==> flow/design.v <==
`timescale 1ns / 1ps
module ALU_ACC(
    input         clk,
    input         rst_n,
    input         C8,     
    input         C9,     
    input         C13,    
    input         C15,    
    input         C16,    
    input         C17,    
    input         C18,    
    input         C19,    
    input         C20,    
    input         C21,    
    input  [15:0] BR_out,
    output [15:0] ALU_out,
    output reg [3:0] ALUflags  
    );
    reg [15:0] ACC;
    assign ALU_out = ACC;
    wire signed [15:0] sACC = ACC;
    wire signed [15:0] sBR  = BR_out;
    wire signed [31:0] prod = sACC * sBR;
    wire [16:0] sum  = {1'b0, ACC} + {1'b0, BR_out};
    wire [16:0] diff = {1'b0, ACC} - {1'b0, BR_out};
    wire [15:0] quot = (BR_out == 16'b0) ? 16'hFFFF : ACC / BR_out;
    reg  [15:0] res;
    always @(*) begin
        if (C17)      res = ACC >> 1;
        else if (C18) res = ACC << 1;
        else if (C19) res = ACC & BR_out;
        else if (C20) res = ACC | BR_out;
        else          res = ~ACC;
    end
    always @(posedge clk or negedge rst_n) begin
        if (!rst_n) begin
            ACC      <= 16'b0;
            ALUflags <= 4'b0;
        end
        else begin
            if (C8) begin
                ACC      <= 16'b0;
                ALUflags <= {1'b1, 3'b0};
            end
            else if (C9) begin
                ACC <= sum[15:0];
                ALUflags[3] <= (sum[15:0] == 16'b0);
                ALUflags[2] <= sum[16];
                ALUflags[1] <= (ACC[15] == BR_out[15]) && (sum[15] != ACC[15]);
                ALUflags[0] <= sum[15];
            end
            else if (C13) begin
                ACC <= diff[15:0];
                ALUflags[3] <= (diff[15:0] == 16'b0);
                ALUflags[2] <= (ACC < BR_out);
                ALUflags[1] <= (ACC[15] != BR_out[15]) && (diff[15] != ACC[15]);
                ALUflags[0] <= diff[15];
            end
            else if (C15) begin
                ACC <= prod[15:0];
                ALUflags[3] <= (prod[15:0] == 16'b0);
                ALUflags[2] <= 1'b0;
                ALUflags[1] <= (prod[31:16] != {16{prod[15]}});
                ALUflags[0] <= prod[15];
            end
            else if (C16) begin
                ACC <= quot;
                ALUflags[3] <= (quot == 16'b0);
                ALUflags[2] <= 1'b0;
                ALUflags[1] <= 1'b0;
                ALUflags[0] <= quot[15];
            end
            else if (C17 | C18 | C19 | C20 | C21) begin
                ACC <= res;
                ALUflags[3] <= (res == 16'b0);
                ALUflags[2] <= 1'b0;
                ALUflags[1] <= 1'b0;
                ALUflags[0] <= res[15];
            end
        end
    end
endmodule
`timescale 1ns / 1ps
    module BR(
    input clk,
    input rst_n,
    input C7,
    input [15:0] MBR_out,
    output [15:0] BR_out
    );
    reg [15:0] BRr;
    assign BR_out = BRr;
    always@(posedge clk or negedge rst_n) begin
        if(!rst_n) begin
            BRr <= 16'b0;
        end
        else begin
            if(C7) begin
                BRr <= MBR_out;  
            end
            else begin
                BRr <= BRr;
            end
        end
    end
endmodule
`timescale 1ns / 1ps
module IR(
    input clk,
    input rst_n,
    input C4,
    input [15:0] MBR_out,
    output [7:0] IR_out
    );
    reg [7:0] IRr;
    assign IR_out = IRr;
    always@(posedge clk or negedge rst_n) begin
        if(!rst_n) begin
            IRr <= 8'b0;
        end
        else begin
            if(C4) begin
                IRr <= MBR_out[15:8];
            end
            else begin
                IRr <= IRr;
            end
        end
    end
endmodule
`timescale 1ns / 1ps
module MAR(
    input clk,
    input rst_n,
    input C5,
    input C10,
    input [15:0] MBR_out,
    input [7:0] PC_out,
    output [7:0] MAR_out_memory
    );
    reg [7:0] MARr;
    assign MAR_out_memory = MARr;
    always@(posedge clk or negedge rst_n) begin
        if(!rst_n) begin
            MARr <= 8'b0;
        end
        else begin
            if(C5) begin
                MARr <= MBR_out[7:0];
            end
            else if(C10) begin
                MARr <= PC_out;
            end
            else begin
                MARr <= MARr;
            end
        end
    end
endmodule
`timescale 1ns / 1ps
module MBR(
    input clk,
    input rst_n,
    input C3,
    input C11,
    input C12,
    input [15:0] ALU_out,
    input [15:0] MBR_in_memory,
    output [15:0] MBR_out,
    output reg [15:0] MBR_out_memory
    );
    reg [15:0] MBRr;
    assign MBR_out = MBRr;
    always@(posedge clk or negedge rst_n) begin
        if(!rst_n) begin
            MBRr <= 16'b0;
        end
        else begin
            if(C3) begin
                MBRr <= MBR_in_memory;
            end
            else if(C12) begin
                MBRr <= ALU_out;
            end
            else begin
                MBRr <= MBRr;
            end
            if(C11) begin
                MBR_out_memory <= MBRr;
            end
        end
    end
endmodule
`timescale 1ns / 1ps
module PC(
    input clk,
    input rst_n,
    input C6,
    input C14,
    input [15:0] MBR_out,
    output [7:0] PC_out
    );
    reg [7:0] PCr;
    assign PC_out = PCr;
    always@(posedge clk or negedge rst_n) begin
        if(!rst_n) begin
            PCr <= 8'b0;
        end
        else begin
            if(C14) begin
                PCr <= MBR_out[15:8];  
            end
            else if(C6) begin
                PCr <= PCr + 1'b1;  
            end
            else begin
                PCr <= PCr;
            end
        end
    end
endmodule
`timescale 1ns / 1ps
module bitcruncher_dp(
    input         clk,
    input         rst_n,
    input  [21:0] ctrl,             
    input  [15:0] MBR_in_memory,
    output [7:0]  MAR_out_memory,
    output [15:0] MBR_out_memory,
    output [7:0]  IR_out,
    output [3:0]  ALUflags
    );
    wire [21:0] Control_Signals = ctrl;
    wire [15:0] MBR_out;
    wire [15:0] BR_out;
    wire [15:0] ALU_out;
    wire [7:0]  PC_out;
    MAR u_MAR(
    .clk     ( clk     ),
    .rst_n   ( rst_n   ),
    .C5      ( Control_Signals[5]  ),
    .C10     ( Control_Signals[10] ),
    .MBR_out ( MBR_out ),
    .PC_out  ( PC_out  ),
    .MAR_out_memory ( MAR_out_memory )
    );
    MBR u_MBR(
    .clk           ( clk           ),
    .rst_n         ( rst_n         ),
    .C3            ( Control_Signals[3]  ),
    .C11           ( Control_Signals[11] ),
    .C12           ( Control_Signals[12] ),
    .ALU_out       ( ALU_out       ),
    .MBR_in_memory ( MBR_in_memory ),
    .MBR_out       ( MBR_out       ),
    .MBR_out_memory ( MBR_out_memory )
    );
    ALU_ACC u_ALU_ACC(
    .clk     ( clk     ),
    .rst_n   ( rst_n   ),
    .C8      ( Control_Signals[8]  ),
    .C9      ( Control_Signals[9]  ),
    .C13     ( Control_Signals[13] ),
    .C15     ( Control_Signals[15] ),
    .C16     ( Control_Signals[16] ),
    .C17     ( Control_Signals[17] ),
    .C18     ( Control_Signals[18] ),
    .C19     ( Control_Signals[19] ),
    .C20     ( Control_Signals[20] ),
    .C21     ( Control_Signals[21] ),
    .BR_out  ( BR_out  ),
    .ALU_out ( ALU_out ),
    .ALUflags ( ALUflags )
    );
    PC u_PC(
    .clk     ( clk     ),
    .rst_n   ( rst_n   ),
    .C6      ( Control_Signals[6]  ),
    .C14     ( Control_Signals[14] ),
    .MBR_out ( MBR_out ),
    .PC_out  ( PC_out  )
    );
    IR u_IR(
    .clk     ( clk     ),
    .rst_n   ( rst_n   ),
    .C4      ( Control_Signals[4] ),
    .MBR_out ( MBR_out ),
    .IR_out  ( IR_out  )
    );
    BR u_BR(
    .clk     ( clk     ),
    .rst_n   ( rst_n   ),
    .C7      ( Control_Signals[7] ),
    .MBR_out ( MBR_out ),
    .BR_out  ( BR_out  )
    );
endmodule
# == Reports on bitcruncher_dp ==
# Each step is given for the RTL above and for the edited RTL.
# Lines under "orig" count in the file above, lines under "edited" in the edited file.
# "delta" is "edited" less "orig", of the values as shown; "rel_change_pct" is that difference over "orig", in percent.
# Operators: Yosys type, input widths -> output width; for muxes data width and select width s.
# Cell names lack the library's common part.
# A cell with n/a has no value.
# setup
design,bitcruncher_dp
clock,clk
library,sky130hd
lib_corner,tt_025C_1v80

# == Diff ==
# The edit as a unified diff against the file above.
# The edited RTL no longer does the same as the RTL above: the edit was made by script, with no optimisation intended.
# begin of diff
@@ -86,5 +86,5 @@
     input rst_n,
     input C7,
-    input [15:0] MBR_out,
+    input [14:0] MBR_out,
     output [15:0] BR_out
     );
# end of diff

# == Word level ==
# Source: Yosys, flattened and elaborated, memories not mapped. Widths are those after wreduce. Registers that Yosys merges into a memory's read port (data or address) are not register bits. Print and check cells do not count. Equal cells are merged and count once.
# word_totals
element,orig,edited,delta,rel_change_pct
mem_bits_rw,0,0,0,n/a
latchBits,0,0,0,n/a
romBits,0,0,0,n/a
word_cells,78,77,-1,-1.28
clocked_rd_ports_x_width,0,0,0,n/a
output_inout_bits,36,36,0,0.00
inputBits,40,40,0,0.00
register_bits,92,91,-1,-1.09
n_memories,0,0,0,n/a
# op_classes
element,orig,edited,delta,rel_change_pct
muxes,39,39,0,0.00
equal,5,3,-2,-40.00
shift,0,0,0,n/a
bitwise,7,8,1,14.29
reduce_logical,13,13,0,0.00
compare,1,1,0,0.00
n_mul,1,1,0,0.00
div_mod_pow,1,1,0,0.00
add_sub_neg,3,3,0,0.00
# ops
operator,orig,edited,delta,rel_change_pct
$ne 1x1->1,3,2,-1,-33.33
$add 16x16->17,1,0,-1,-100.00
$and 16x16->16,1,0,-1,-100.00
$div 16x16->16,1,0,-1,-100.00
$eq 1x1->1,1,0,-1,-100.00
$lt 16x16->1,1,0,-1,-100.00
$or 16x16->16,1,0,-1,-100.00
$sub 16x16->16,1,0,-1,-100.00
$add 16x15->17,0,1,1,n/a
$and 16x15->16,0,1,1,n/a
$div 16x15->16,0,1,1,n/a
$lt 16x15->1,0,1,1,n/a
$not 1->1,0,1,1,n/a
$or 16x15->16,0,1,1,n/a
$sub 16x15->16,0,1,1,n/a
$mux 1,22,22,0,0.00
$mux 16,13,13,0,0.00
$logic_not 16->1,6,6,0,0.00
$mux 8,4,4,0,0.00
$or 1x1->1,4,4,0,0.00
$reduce_bool 2->1,3,3,0,0.00
$logic_and 1x1->1,2,2,0,0.00
$add 8x1->8 const B,1,1,0,0.00
$mul 16x16->32,1,1,0,0.00
$ne 16x16->1,1,1,0,0.00
$not 16->16,1,1,0,0.00
$reduce_and 2->1,1,1,0,0.00
$reduce_bool 6->1,1,1,0,0.00

# == Depth ==
# Yosys ltp: most cells in a row. Word level: on the elaborated netlist, between registers, memories and ports. Mapped: between sequential cells and ports; inverters and the memories' decode and read muxes count.
# logic_depth
element,orig,edited,delta,rel_change_pct
depth_word,12,12,0,0.00
ABC_AREA,0,0,n/a,n/a
ltp_mapped,138,133,-5,-3.62
ltp_nobuf,129,123,-6,-4.65

# == Mapped cells and area ==
# Source: synth_stat.txt of the flow (Yosys; design flattened, memories mapped). It holds for the ABC_AREA given above (unset counts as 0); a run with the other value may have another netlist.
# types
type,orig,edited,delta,rel_change_pct
nand2_1,280,306,26,9.29
inv_1,377,354,-23,-6.10
o21a_1,47,65,18,38.30
fa_1,264,248,-16,-6.06
o21ai_1,5,21,16,320.00
nor2_1,306,294,-12,-3.92
nand3_1,37,48,11,29.73
clkbuf_1,123,114,-9,-7.32
nor3b_1,9,1,-8,-88.89
a221oi_1,3,11,8,266.67
a21o_1,48,42,-6,-12.50
nor4_1,24,18,-6,-25.00
o21ai_0,166,161,-5,-3.01
xor2_1,34,29,-5,-14.71
a31oi_1,24,19,-5,-20.83
a21boi_0,10,5,-5,-50.00
a32o_1,5,0,-5,-100.00
nor3_1,79,75,-4,-5.06
# The list need not be complete.
# synth_totals
element,orig,edited,delta,rel_change_pct
ffs,91,90,-1,-1.10
buffers,135,128,-7,-5.19
seqArea_mm2,0.0023573,0.0023322,-0.0000251,-1.06
area_mm2,0.0230208,0.0224315,-0.0005893,-2.56
stdcells,2850,2808,-42,-1.47
# The figures by module come from a second, unflattened synthesis with its own total; it is not the netlist above.
# unflattened
element,orig,edited,delta,rel_change_pct
hier_cells,2884,2800,-84,-2.91
hier_area_mm2,0.0234913,0.0229833,-0.0005080,-2.16
# Rows give one instance, submodules left out.
# by_module_orig
module,cells,n_inst,mod_seq_area_mm2,area_mm2
ALU_ACC,2664,1,0.0004755,0.0204546
MBR,86,1,0.0008808,0.0012324
BR,34,1,0.0004004,0.0006494
PC,49,1,0.0002002,0.0004504
MAR,34,1,0.0002002,0.0003729
IR,17,1,0.0002002,0.0003316
bitcruncher_dp,0,1,0,0
# by_module_edited
module,cells,n_inst,mod_seq_area_mm2,area_mm2
ALU_ACC,2580,1,0.0004755,0.0199717
MBR,86,1,0.0008808,0.0012324
BR,34,1,0.0003754,0.0006243
PC,49,1,0.0002002,0.0004504
MAR,34,1,0.0002002,0.0003729
IR,17,1,0.0002002,0.0003316
bitcruncher_dp,0,1,0,0

# == Timing after synthesis ==
# Path of least setup slack by OpenSTA after synthesis, without wires, with an ideal clock, recovery checks aside; 20% of the period is set as input and as output delay. Where synthesis merged equal registers, the netlist keeps one of their names.
# synth_timing
element,orig,edited,delta,rel_change_pct
path_kind,register to register,register to register,n/a,n/a
start,register u_BR.BRr[0],register u_BR.BRr[14],n/a,n/a
end,register u_ALU_ACC.ALUflags[3],register u_ALU_ACC.ALUflags[3],n/a,n/a
path_delay_ns,27.251,26.364,-0.887,-3.25
path_slack_ns,12.749,13.636,0.887,n/a
launch_ns,0.000,0.000,0.000,n/a
clock_period_ns,40.0,40.0,0.0,0.00
setup_ns,0.069,0.079,0.010,n/a
path_stages,130,124,-6,-4.62
n_path_buf,6,10,4,66.67
required_time_ns,39.931,39.921,-0.010,-0.03
t_arrival_ns,27.182,26.285,-0.897,-3.30
synth_period_reached_ns,27.251,26.364,-0.887,-3.25
# "path_delay_ns" is the arrival time less input delay plus setup time.
# "path_stages" counts driving pins, that of a launching flip-flop among them; a cell with two outputs on the path counts twice.
# "synth_period_reached_ns" = period - worst setup slack (recovery checks aside). The figure is calculated, with input and output delays left at 20% of the set period.
# At most two assigning lines are given for a register; there are more.
# synth_via_orig
path_cell_list,dfrtp_1 -> inv_1 -> buf_1 -> ha_1 -> a41o_1 -> a21oi_1 -> a21oi_1 -> ha_1 -> o21a_1 -> nor2_1 -> o31a_1 -> or2_2 -> ha_1 -> o21a_1 -> o21a_1 -> o21a_1 -> nor3_2 -> nor2_1 -> (+94 left out) -> o211a_1 -> a31o_2 -> or2_2 -> or3_1 -> a31oi_1 -> xnor2_1 -> a221o_1 -> ha_1 -> and4_1 -> a21oi_1 -> o211ai_1 -> a31oi_1 -> o31a_1 -> nand4_1 -> nor3_1 -> and4b_1 -> o221ai_1 -> nand3_1
cone_cells,23
cone_lines,19
cone_classes,add/sub: 2; mul: 1; div: 1; mux: 11; logic: 2; reduce/logical: 6
# synth_lines_orig
element,line_no,source
"start, declared",91,reg [15:0] BRr;
"start, assigned",99,BRr <= MBR_out;
"start, assigned",102,BRr <= BRr;
"end, assigned",43,"ALUflags <= {1'b1, 3'b0};"
"end, assigned",47,ALUflags[3] <= (sum[15:0] == 16'b0);
"end, declared",17,output reg [3:0] ALUflags
# orig: No chain of elaborated cells between the ends is given.
# synth_via_edited
path_cell_list,dfrtp_1 -> buf_6 -> or4_4 -> buf_6 -> nor4_4 -> a41o_1 -> and2_1 -> ha_1 -> o21a_1 -> o21ai_0 -> o31ai_1 -> and2_1 -> ha_1 -> o21a_1 -> o21a_1 -> o211ai_2 -> a21oi_1 -> ha_1 -> (+88 left out) -> a211oi_1 -> o21ai_0 -> nand2_1 -> and2_1 -> clkbuf_1 -> clkbuf_1 -> o211ai_1 -> o21ai_0 -> o21ai_1 -> ha_1 -> a21o_1 -> a21o_1 -> a211oi_1 -> a21oi_1 -> nor4_1 -> nand4_1 -> o31ai_1 -> a2bb2oi_1
cone_cells,23
cone_lines,19
cone_classes,add/sub: 2; mul: 1; div: 1; mux: 11; logic: 2; reduce/logical: 6
# synth_lines_edited
element,line_no,source
"start, declared",91,reg [15:0] BRr;
"start, assigned",99,BRr <= MBR_out;
"start, assigned",102,BRr <= BRr;
"end, assigned",43,"ALUflags <= {1'b1, 3'b0};"
"end, assigned",47,ALUflags[3] <= (sum[15:0] == 16'b0);
"end, declared",17,output reg [3:0] ALUflags
# edited: No chain of elaborated cells between the ends is given.

# == Worst path after layout ==
# Path of least setup slack in the final report of the runs of pair A (OpenROAD, finished layout, wires in). Where an end is a register, its clock arrival counts in the times.
# layout_timing
element,orig,edited,delta,rel_change_pct
path_kind,register to register,register to register,n/a,n/a
start,register u_ALU_ACC.ACC[3],register u_BR.BRr[5],n/a,n/a
end,register u_ALU_ACC.ALUflags[3],register u_ALU_ACC.ALUflags[3],n/a,n/a
launch_ns,0.35,0.38,0.03,8.57
clock_period_ns,40.0,40.0,0.0,0.00
t_arrival_ns,34.94,33.03,-1.91,-5.47
required_time_ns,40.29,40.31,0.02,0.05
path_slack_ns,5.35,7.28,1.93,n/a
n_path_buf,2,0,-2,-100.00
path_stages,123,117,-6,-4.88
setup_ns,0.06,0.07,0.01,n/a
# At most two assigning lines are given for a register; there are more.
# layout_via_orig
path_cell_list,dfrtp_1 -> buf_4 -> or4_1 -> nor4_1 -> a41o_1 -> a21oi_1 -> a21oi_1 -> ha_1 -> o21a_1 -> nor2_1 -> nor3_1 -> mux2_2 -> ha_1 -> o21a_1 -> o21a_1 -> mux2i_1 -> ha_1 -> o211ai_1 -> (+87 left out) -> a31o_2 -> o41ai_1 -> o31ai_4 -> buf_4 -> a22o_1 -> a21o_1 -> ha_1 -> a21oi_1 -> nor2b_1 -> o21ai_0 -> o211ai_1 -> a31oi_1 -> o31a_1 -> nand4_1 -> nor3_1 -> and4b_1 -> o221ai_1 -> nand3_1
cone_cells,23
cone_lines,20
cone_classes,add/sub: 2; mul: 1; div: 1; mux: 11; logic: 3; reduce/logical: 5
# layout_lines_orig
element,line_no,source
"start, declared",19,reg [15:0] ACC;
"start, assigned",46,ACC <= sum[15:0];
"start, assigned",53,ACC <= diff[15:0];
"end, assigned",43,"ALUflags <= {1'b1, 3'b0};"
"end, assigned",47,ALUflags[3] <= (sum[15:0] == 16'b0);
"end, declared",17,output reg [3:0] ALUflags
# orig: No chain of elaborated cells between the ends is given.
# layout_via_edited
path_cell_list,dfrtp_1 -> or4_1 -> nor2_1 -> nand4_1 -> and2_1 -> ha_1 -> o21a_1 -> o21ai_0 -> o31ai_1 -> and2_1 -> ha_1 -> o21a_1 -> o21a_1 -> o211ai_2 -> a21oi_1 -> ha_1 -> o21a_1 -> o211a_1 -> (+81 left out) -> a211oi_1 -> o21ai_0 -> nand2_1 -> nand2_1 -> nor2_1 -> a21oi_1 -> ha_1 -> a21boi_0 -> o21a_1 -> o21a_1 -> o211ai_1 -> a21oi_1 -> o31ai_1 -> a21oi_1 -> nor4_1 -> nand4_1 -> o31ai_1 -> a2bb2oi_1
cone_cells,23
cone_lines,19
cone_classes,add/sub: 2; mul: 1; div: 1; mux: 11; logic: 2; reduce/logical: 6
# layout_lines_edited
element,line_no,source
"start, declared",91,reg [15:0] BRr;
"start, assigned",99,BRr <= MBR_out;
"start, assigned",102,BRr <= BRr;
"end, assigned",43,"ALUflags <= {1'b1, 3'b0};"
"end, assigned",47,ALUflags[3] <= (sum[15:0] == 16'b0);
"end, declared",17,output reg [3:0] ALUflags
# edited: No chain of elaborated cells between the ends is given.

# == Flow runs ==
# Runs of the flow (Yosys, OpenROAD) on both versions; the two runs of a pair have the same settings. The constraints put input and output delay at 20% of the set period each and load the outputs with 0.01 pF.
# flow_settings_pair_A
CORE_UTILIZATION,40
period_ns,40.0
CAP_MARGIN,20
CORE_MARGIN,2
SLEW_MARGIN,20
# measured_pair_A
element,orig,edited,delta,rel_change_pct
tns_ns,0.000,0.000,0.000,n/a
fin_hold_ws_ns,0.504,0.510,0.006,n/a
die_mm2,0.0594872,0.0579895,-0.0014977,-2.52
fin_ws_ns,5.352,7.284,1.932,n/a
yosys.chip_area_mm2,0.0230208,0.0224315,-0.0005893,-2.56
final_cell_area_mm2,0.0249176,0.0242232,-0.0006944,-2.79
# flow_settings_pair_B
ABC_AREA,1
CELL_PAD_IN_SITES_DETAIL_PLACEMENT,0
CORE_MARGIN,10
CORE_UTILIZATION,42
GPL_ROUTABILITY_DRIVEN,1
PLACE_DENSITY_LB_ADDON,0.29
SETUP_SLACK_MARGIN,5.0
period_ns,62.4
CAP_MARGIN,20
SLEW_MARGIN,20
# measured_pair_B
element,orig,edited,delta,rel_change_pct
tns_ns,0.000,0.000,0.000,n/a
fin_hold_ws_ns,0.517,0.515,-0.002,n/a
die_mm2,0.0671613,0.0638472,-0.0033141,-4.93
fin_ws_ns,33.379,32.107,-1.272,n/a
yosys.chip_area_mm2,0.0240218,0.0227393,-0.0012825,-5.34
final_cell_area_mm2,0.0257272,0.0243734,-0.0013538,-5.26
